==> flow/design.v <==
module PE (
    input              clk,
    input              CIM_en,
    input              STDW,  
    input              STDR,  
    input        [5:0] STD_A,  
    input        [3:0] weight_in,  
    input      [255:0] act_in,  
    output reg   [3:0] weight_out,  
    output reg  [13:0] PSUM  
);
reg  [255:0] weight;  
integer i;
always @(posedge clk) begin
    for (i = 0; i < 64; i = i+1) begin
        if (STDW && STD_A == i) begin  
            weight[4*i+3 -: 4] <= weight_in;
        end
    end
end
always@(*) begin
    weight_out = 4'b0;
    PSUM = 14'b0;
    if (STDW) begin  
    end
    else if (STDR) begin  
        weight_out = weight[4*STD_A+3 -: 4];
    end
    else begin  
        if (CIM_en) begin
            for (i = 0; i < 64; i = i+1) begin
                PSUM = PSUM + weight[4*i+3 -: 4] * act_in[4*i+3 -: 4];  
            end
        end
    end
end
endmodule
# Reports on PE
# Module PE before and after one edit of its RTL, step after step.
# Lines under "orig" count in the file above, lines under "edited" in the edited file.
# "delta" is "edited" less "orig", of the values as shown; "rel_change_pct" is that difference over "orig", in percent.
# Operators carry their Yosys type and port widths (W data, S select, Z words).
# Cell names lack the library's common part.
# A cell with n/a has no value.
[design]
top = "PE"
clk_port = "clk"
library = "sky130hd"
pvt_corner = "tt_025C_1v80"

# The edit
# The edit as a unified diff against the file above.
# The edited RTL no longer does the same as the RTL above: the edit was made by script, with no optimisation intended.
# begin of diff
@@ -30,5 +30,5 @@
         if (CIM_en) begin
             for (i = 0; i < 64; i = i+1) begin
-                PSUM = PSUM + weight[4*i+3 -: 4] * act_in[4*i+3 -: 4];  
+                PSUM = PSUM - weight[4*i+3 -: 4] * act_in[4*i+3 -: 4];  
             end
         end
# end of diff

# Elaborated design
# Counts by Yosys on the flattened word-level netlist (proc, flatten, opt, wreduce; memories kept). Register bits leave out memories and registers merged into their read ports (data or address); mux counts leave out enables and synchronous resets folded into registers. Print and check cells are left out. Cells with the same type and inputs are merged into one.
[classes]
columns = ["element", "orig", "edited", "delta", "rel_change_pct"]
rows = [
  ["n_addsub", 66, 67, 1, 1.52],
  ["n_mul", 64, 64, 0, 0.00],
  ["eq_ne", 63, 63, 0, 0.00],
  ["n_shift", 1, 1, 0, 0.00],
  ["mux", 5, 5, 0, 0.00],
  ["reduce_logical", 65, 65, 0, 0.00],
]
[ops]
columns = ["cell", "orig", "edited", "delta", "rel_change_pct"]
rows = [
  ["$sub A14 B8 Y14", 0, 58, 58, "n/a"],
  ["$add A14 B8 Y14", 57, 0, -57, -100.00],
  ["$add A10 B8 Y11", 1, 0, -1, -100.00],
  ["$add A11 B8 Y12", 1, 0, -1, -100.00],
  ["$add A12 B8 Y13", 1, 0, -1, -100.00],
  ["$add A13 B8 Y14", 1, 0, -1, -100.00],
  ["$add A8 B8 Y9", 1, 0, -1, -100.00],
  ["$add A9 B8 Y10", 1, 0, -1, -100.00],
  ["$sub A1 B8 Y9 const A", 0, 1, 1, "n/a"],
  ["$sub A10 B9 Y11", 0, 1, 1, "n/a"],
  ["$sub A11 B9 Y12", 0, 1, 1, "n/a"],
  ["$sub A12 B9 Y13", 0, 1, 1, "n/a"],
  ["$sub A13 B9 Y14", 0, 1, 1, "n/a"],
  ["$sub A9 B9 Y10", 0, 1, 1, "n/a"],
  ["$logic_and A1 B1 Y1", 64, 64, 0, 0.00],
  ["$mul A4 B4 Y8", 64, 64, 0, 0.00],
  ["$eq A6 B6 Y1 const B", 32, 32, 0, 0.00],
  ["$eq A6 B5 Y1 const B", 16, 16, 0, 0.00],
  ["$eq A6 B4 Y1 const B", 8, 8, 0, 0.00],
  ["$eq A6 B3 Y1 const B", 4, 4, 0, 0.00],
  ["$mux W14", 3, 3, 0, 0.00],
  ["$eq A6 B2 Y1 const B", 2, 2, 0, 0.00],
  ["$mux W4", 2, 2, 0, 0.00],
  ["$add A8 B2 Y9 const B", 1, 1, 0, 0.00],
  ["$add A9 B1 Y10 const B", 1, 1, 0, 0.00],
  ["$eq A6 B1 Y1 const B", 1, 1, 0, 0.00],
  ["$logic_not A6 Y1", 1, 1, 0, 0.00],
  ["$shiftx A256 B11 Y4", 1, 1, 0, 0.00],
  ["$sub A10 B3 Y11 const B", 1, 1, 0, 0.00],
]
[bits]
columns = ["element", "orig", "edited", "delta", "rel_change_pct"]
rows = [
  ["ff_bits", 256, 256, 0, 0.00],
  ["in_bits", 270, 270, 0, 0.00],
  ["out_inout_bits", 18, 18, 0, 0.00],
  ["elab_cells", 328, 329, 1, 0.30],
]

# Longest topological paths
# Yosys ltp: most cells in a row. Word level: on the elaborated netlist, between registers, memories and ports. Mapped: between sequential cells and ports; inverters and the memories' decode and read muxes count.
[depth]
columns = ["element", "orig", "edited", "delta", "rel_change_pct"]
rows = [
  ["ltp_word", 67, 68, 1, 1.49],
  ["ABC_AREA", "0", "0", "n/a", "n/a"],
  ["mapped_depth", 31, 39, 8, 25.81],
  ["mapped_depth_nobuf", 31, 39, 8, 25.81],
]

# Netlist
# Source: synth_stat.txt of the flow (Yosys; design flattened, memories mapped). It holds for the ABC_AREA given above (unset counts as 0); a run with the other value may have another netlist.
[types]
columns = ["cell", "orig", "edited", "delta", "rel_change_pct"]
rows = [
  ["ha_1", 518, 567, 49, 9.46],
  ["inv_1", 1196, 1232, 36, 3.01],
  ["and2_1", 742, 719, -23, -3.10],
  ["nand2_1", 317, 337, 20, 6.31],
  ["a21oi_1", 19, 39, 20, 105.26],
  ["xor2_1", 1, 20, 19, 1900.00],
  ["xnor2_1", 5, 16, 11, 220.00],
  ["a21o_1", 7, 17, 10, 142.86],
  ["mux2i_1", 34, 25, -9, -26.47],
  ["nor2b_1", 7, 15, 8, 114.29],
  ["a211oi_1", 0, 8, 8, "n/a"],
  ["o21bai_1", 0, 8, 8, "n/a"],
  ["nand3_1", 15, 10, -5, -33.33],
  ["and4_1", 4, 0, -4, -100.00],
  ["or3_1", 4, 0, -4, -100.00],
  ["and3_1", 2, 6, 4, 200.00],
  ["nand4_1", 0, 4, 4, "n/a"],
  ["nand4b_1", 0, 4, 4, "n/a"],
]
# Not every row of either side is listed.
[synth_totals]
columns = ["element", "orig", "edited", "delta", "rel_change_pct"]
rows = [
  ["cell_count", 4352, 4503, 151, 3.47],
  ["synth_area_mm2", 0.0473179, 0.0484978, 0.0011799, 2.49],
  ["sequential_area_mm2", 0.0076874, 0.0076874, 0.0000000, 0.00],
  ["ffs", 256, 256, 0, 0.00],
  ["buf_cells", 33, 34, 1, 3.03],
]

# Worst setup path after synthesis
# OpenSTA on the mapped netlist: ideal clock, no wires. The path of least setup slack (recovery checks aside). Input and output delay are each 20% of the period. Register names are those of the netlist, which keeps one name where synthesis merged equal registers.
[synth_path]
columns = ["element", "orig", "edited", "delta", "rel_change_pct"]
rows = [
  ["path_kind", "input-to-output", "input-to-output", "n/a", "n/a"],
  ["from", "input port act_in[226]", "input port act_in[21]", "n/a", "n/a"],
  ["to", "output port PSUM[11]", "output port PSUM[11]", "n/a", "n/a"],
  ["clock_period_ns", 20.0, 20.0, 0.0, 0.00],
  ["in_delay_ns", 4.000, 4.000, 0.000, 0.00],
  ["out_delay_ns", 4.000, 4.000, 0.000, 0.00],
  ["t_first_pin_ns", 4.000, 4.000, 0.000, 0.00],
  ["t_arrival_ns", 12.645, 13.785, 1.140, 9.02],
  ["t_required_ns", 16.000, 16.000, 0.000, 0.00],
  ["path_slack_ns", 3.355, 2.215, -1.140, "n/a"],
  ["delay_ns", 8.645, 9.785, 1.140, 13.19],
  ["stages", 31, 35, 4, 12.90],
  ["path_buffers", 0, 0, 0, "n/a"],
  ["period_less_setup_slack_ns", 16.645, 17.785, 1.140, 6.85],
]
# "delay_ns" = arrival - input delay + setup time.
# A path that ends at an output port has no setup time.
# "stages" counts driving pins, that of a launching flip-flop among them; a cell with two outputs on the path counts twice.
# "period_less_setup_slack_ns" = period - worst setup slack (recovery checks aside). The figure is calculated, with input and output delays left at 20% of the set period.
# The rows between start and end are the longest chain of elaborated cells between them; the timing report does not say that the signal goes this way. Where chains are equally long, one stands for them.
# A line is the first line of the expression or statement that the cell stems from. Yosys adds cells for indexed reads and writes and turns some case tables into memories.
[synth_between_orig]
cell_sequence = "and2_1 -> fa_1 -> inv_1 -> fa_1 -> inv_1 -> fa_1 -> inv_1 -> fa_1 -> inv_1 -> fa_1 -> fa_1 -> inv_1 -> fa_1 -> inv_1 -> fa_1 -> fa_1 -> inv_1 -> fa_1 -> inv_1 -> fa_1 -> inv_1 -> fa_1 -> inv_1 -> fa_1 -> ha_1 -> fa_1 -> a21o_1 -> a21o_1 -> a311oi_1 -> nor3_1 -> nor3b_1"
elab_chain_cells = 12
cone_cells = 12
lines_between = 4
classes_between = "add/sub (8); mul (1); mux (3)"
[synth_rtl_orig]
columns = ["element", "line_no", "source"]
rows = [
  ["from (decl)", 8, "input      [255:0] act_in,"],
  ["$mul A4 B4 Y8", 32, "PSUM = PSUM + weight[4*i+3 -: 4] * act_in[4*i+3 -: 4];"],
  ["$add A14 B8 Y14 x8", 32, ""],
  ["$mux W14", 30, "if (CIM_en) begin"],
  ["$mux W14", 26, "else if (STDR) begin"],
  ["$mux W14", 24, "if (STDW) begin"],
  ["to (decl)", 10, "output reg  [13:0] PSUM"],
]
[synth_between_edited]
cell_sequence = "nand2_1 -> fa_1 -> inv_1 -> fa_1 -> inv_1 -> fa_1 -> inv_1 -> fa_1 -> inv_1 -> fa_1 -> fa_1 -> inv_1 -> fa_1 -> fa_1 -> fa_1 -> fa_1 -> inv_1 -> fa_1 -> inv_1 -> fa_1 -> fa_1 -> fa_1 -> inv_1 -> fa_1 -> inv_1 -> fa_1 -> inv_1 -> ha_1 -> fa_1 -> a21o_1 -> a21oi_1 -> o21ai_1 -> o41ai_1 -> xor2_1 -> nor2_1"
elab_chain_cells = 63
cone_cells = 63
lines_between = 4
classes_between = "add/sub (59); mul (1); mux (3)"
[synth_rtl_edited]
columns = ["element", "line_no", "source"]
rows = [
  ["from (decl)", 8, "input      [255:0] act_in,"],
  ["$mul A4 B4 Y8", 32, "PSUM = PSUM - weight[4*i+3 -: 4] * act_in[4*i+3 -: 4];"],
  ["$sub A13 B9 Y14", 32, ""],
  ["$sub A14 B8 Y14 x58", 32, ""],
  ["$mux W14", 30, "if (CIM_en) begin"],
  ["$mux W14", 26, "else if (STDR) begin"],
  ["$mux W14", 24, "if (STDW) begin"],
  ["to (decl)", 10, "output reg  [13:0] PSUM"],
]

# Timing after layout
# Path of least setup slack in the final report of the runs of pair A (OpenROAD, finished layout, wires in). Where an end is a register, its clock arrival counts in the times.
[layout_path]
columns = ["element", "orig", "edited", "delta", "rel_change_pct"]
rows = [
  ["path_kind", "input-to-output", "input-to-output", "n/a", "n/a"],
  ["from", "input port act_in[36]", "input port act_in[17]", "n/a", "n/a"],
  ["to", "output port PSUM[11]", "output port PSUM[11]", "n/a", "n/a"],
  ["clock_period_ns", 20.0, 20.0, 0.0, 0.00],
  ["in_delay_ns", 4.00, 4.00, 0.00, 0.00],
  ["out_delay_ns", 4.00, 4.00, 0.00, 0.00],
  ["t_first_pin_ns", 4.00, 4.00, 0.00, 0.00],
  ["t_arrival_ns", 14.47, 15.77, 1.30, 8.98],
  ["t_required_ns", 16.00, 16.00, 0.00, 0.00],
  ["path_slack_ns", 1.53, 0.23, -1.30, "n/a"],
  ["stages", 31, 37, 6, 19.35],
  ["path_buffers", 2, 2, 0, 0.00],
]
# The rows between start and end are the longest chain of elaborated cells between them; the timing report does not say that the signal goes this way. Where chains are equally long, one stands for them.
[layout_between_orig]
cell_sequence = "clkdlybuf4s50_1 -> and2_1 -> fa_1 -> fa_1 -> fa_1 -> inv_1 -> fa_1 -> inv_1 -> fa_1 -> fa_1 -> inv_1 -> fa_1 -> inv_1 -> fa_1 -> inv_1 -> fa_1 -> inv_1 -> fa_1 -> fa_1 -> inv_1 -> fa_1 -> inv_1 -> fa_1 -> ha_1 -> fa_1 -> a21o_1 -> a21o_1 -> a311oi_1 -> nor3_1 -> nor3b_1 -> clkdlybuf4s50_1"
elab_chain_cells = 59
cone_cells = 59
lines_between = 4
classes_between = "add/sub (55); mul (1); mux (3)"
[layout_rtl_orig]
columns = ["element", "line_no", "source"]
rows = [
  ["from (decl)", 8, "input      [255:0] act_in,"],
  ["$mul A4 B4 Y8", 32, "PSUM = PSUM + weight[4*i+3 -: 4] * act_in[4*i+3 -: 4];"],
  ["$add A14 B8 Y14 x55", 32, ""],
  ["$mux W14", 30, "if (CIM_en) begin"],
  ["$mux W14", 26, "else if (STDR) begin"],
  ["$mux W14", 24, "if (STDW) begin"],
  ["to (decl)", 10, "output reg  [13:0] PSUM"],
]
[layout_between_edited]
cell_sequence = "clkdlybuf4s50_1 -> nand2_1 -> fa_1 -> inv_1 -> fa_1 -> inv_1 -> fa_1 -> inv_1 -> fa_1 -> inv_1 -> fa_1 -> fa_1 -> inv_1 -> fa_1 -> fa_1 -> fa_1 -> fa_1 -> inv_1 -> fa_1 -> inv_1 -> fa_1 -> fa_1 -> fa_1 -> inv_1 -> fa_1 -> inv_1 -> fa_1 -> inv_1 -> ha_1 -> fa_1 -> a21o_1 -> a21oi_1 -> o21ai_1 -> o41ai_2 -> xor2_1 -> nor2_2 -> clkdlybuf4s50_1"
elab_chain_cells = 64
cone_cells = 64
lines_between = 4
classes_between = "add/sub (60); mul (1); mux (3)"
[layout_rtl_edited]
columns = ["element", "line_no", "source"]
rows = [
  ["from (decl)", 8, "input      [255:0] act_in,"],
  ["$mul A4 B4 Y8", 32, "PSUM = PSUM - weight[4*i+3 -: 4] * act_in[4*i+3 -: 4];"],
  ["$sub A12 B9 Y13", 32, ""],
  ["$sub A13 B9 Y14", 32, ""],
  ["$sub A14 B8 Y14 x58", 32, ""],
  ["$mux W14", 30, "if (CIM_en) begin"],
  ["$mux W14", 26, "else if (STDR) begin"],
  ["$mux W14", 24, "if (STDW) begin"],
  ["to (decl)", 10, "output reg  [13:0] PSUM"],
]

# Layout results
# Both versions went through the flow (Yosys, OpenROAD) with the same settings in each pair. Constraints: input delay and output delay 20% of the set period each, output load 0.01 pF.
[settings_pair_A]
period_ns = 20.0
CAP_MARGIN = 20
CORE_MARGIN = 2
CORE_UTILIZATION = 40
SLEW_MARGIN = 20
[results_pair_A]
columns = ["element", "orig", "edited", "delta", "rel_change_pct"]
rows = [
  ["yosys.chip_area_mm2", 0.0473179, 0.0484978, 0.0011799, 2.49],
  ["design_die_area_mm2", 0.121062, 0.124045, 0.002983, 2.46],
  ["final_stdcell_area_mm2", 0.0530997, 0.0544535, 0.0013538, 2.55],
  ["post_route_util_frac", 0.451, 0.453, 0.002, "n/a"],
  ["fin_ws_ns", 1.530, 0.229, -1.301, "n/a"],
  ["timing.setup.tns_ns", 0.000, 0.000, 0.000, "n/a"],
  ["worst_hold_slack_ns", 4.062, 4.041, -0.021, "n/a"],
]
[settings_pair_B]
ABC_AREA = 1
CORE_ASPECT_RATIO = 0.62
CORE_UTILIZATION = 18
CTS_CLUSTER_DIAMETER = 283
GPL_ROUTABILITY_DRIVEN = 1
GPL_TIMING_DRIVEN = 1
TNS_END_PERCENT = 55
period_ns = 31.3
CAP_MARGIN = 20
CORE_MARGIN = 2
SLEW_MARGIN = 20
[results_pair_B]
columns = ["element", "orig", "edited", "delta", "rel_change_pct"]
rows = [
  ["yosys.chip_area_mm2", 0.0488656, 0.0500555, 0.0011899, 2.44],
  ["design_die_area_mm2", 0.275777, 0.28244, 0.006663, 2.42],
  ["final_stdcell_area_mm2", 0.0573738, 0.0588464, 0.0014726, 2.57],
  ["post_route_util_frac", 0.213, 0.213, 0.000, "n/a"],
  ["fin_ws_ns", 8.624, 7.154, -1.470, "n/a"],
  ["timing.setup.tns_ns", 0.000, 0.000, 0.000, "n/a"],
  ["worst_hold_slack_ns", 6.340, 6.307, -0.033, "n/a"],
]
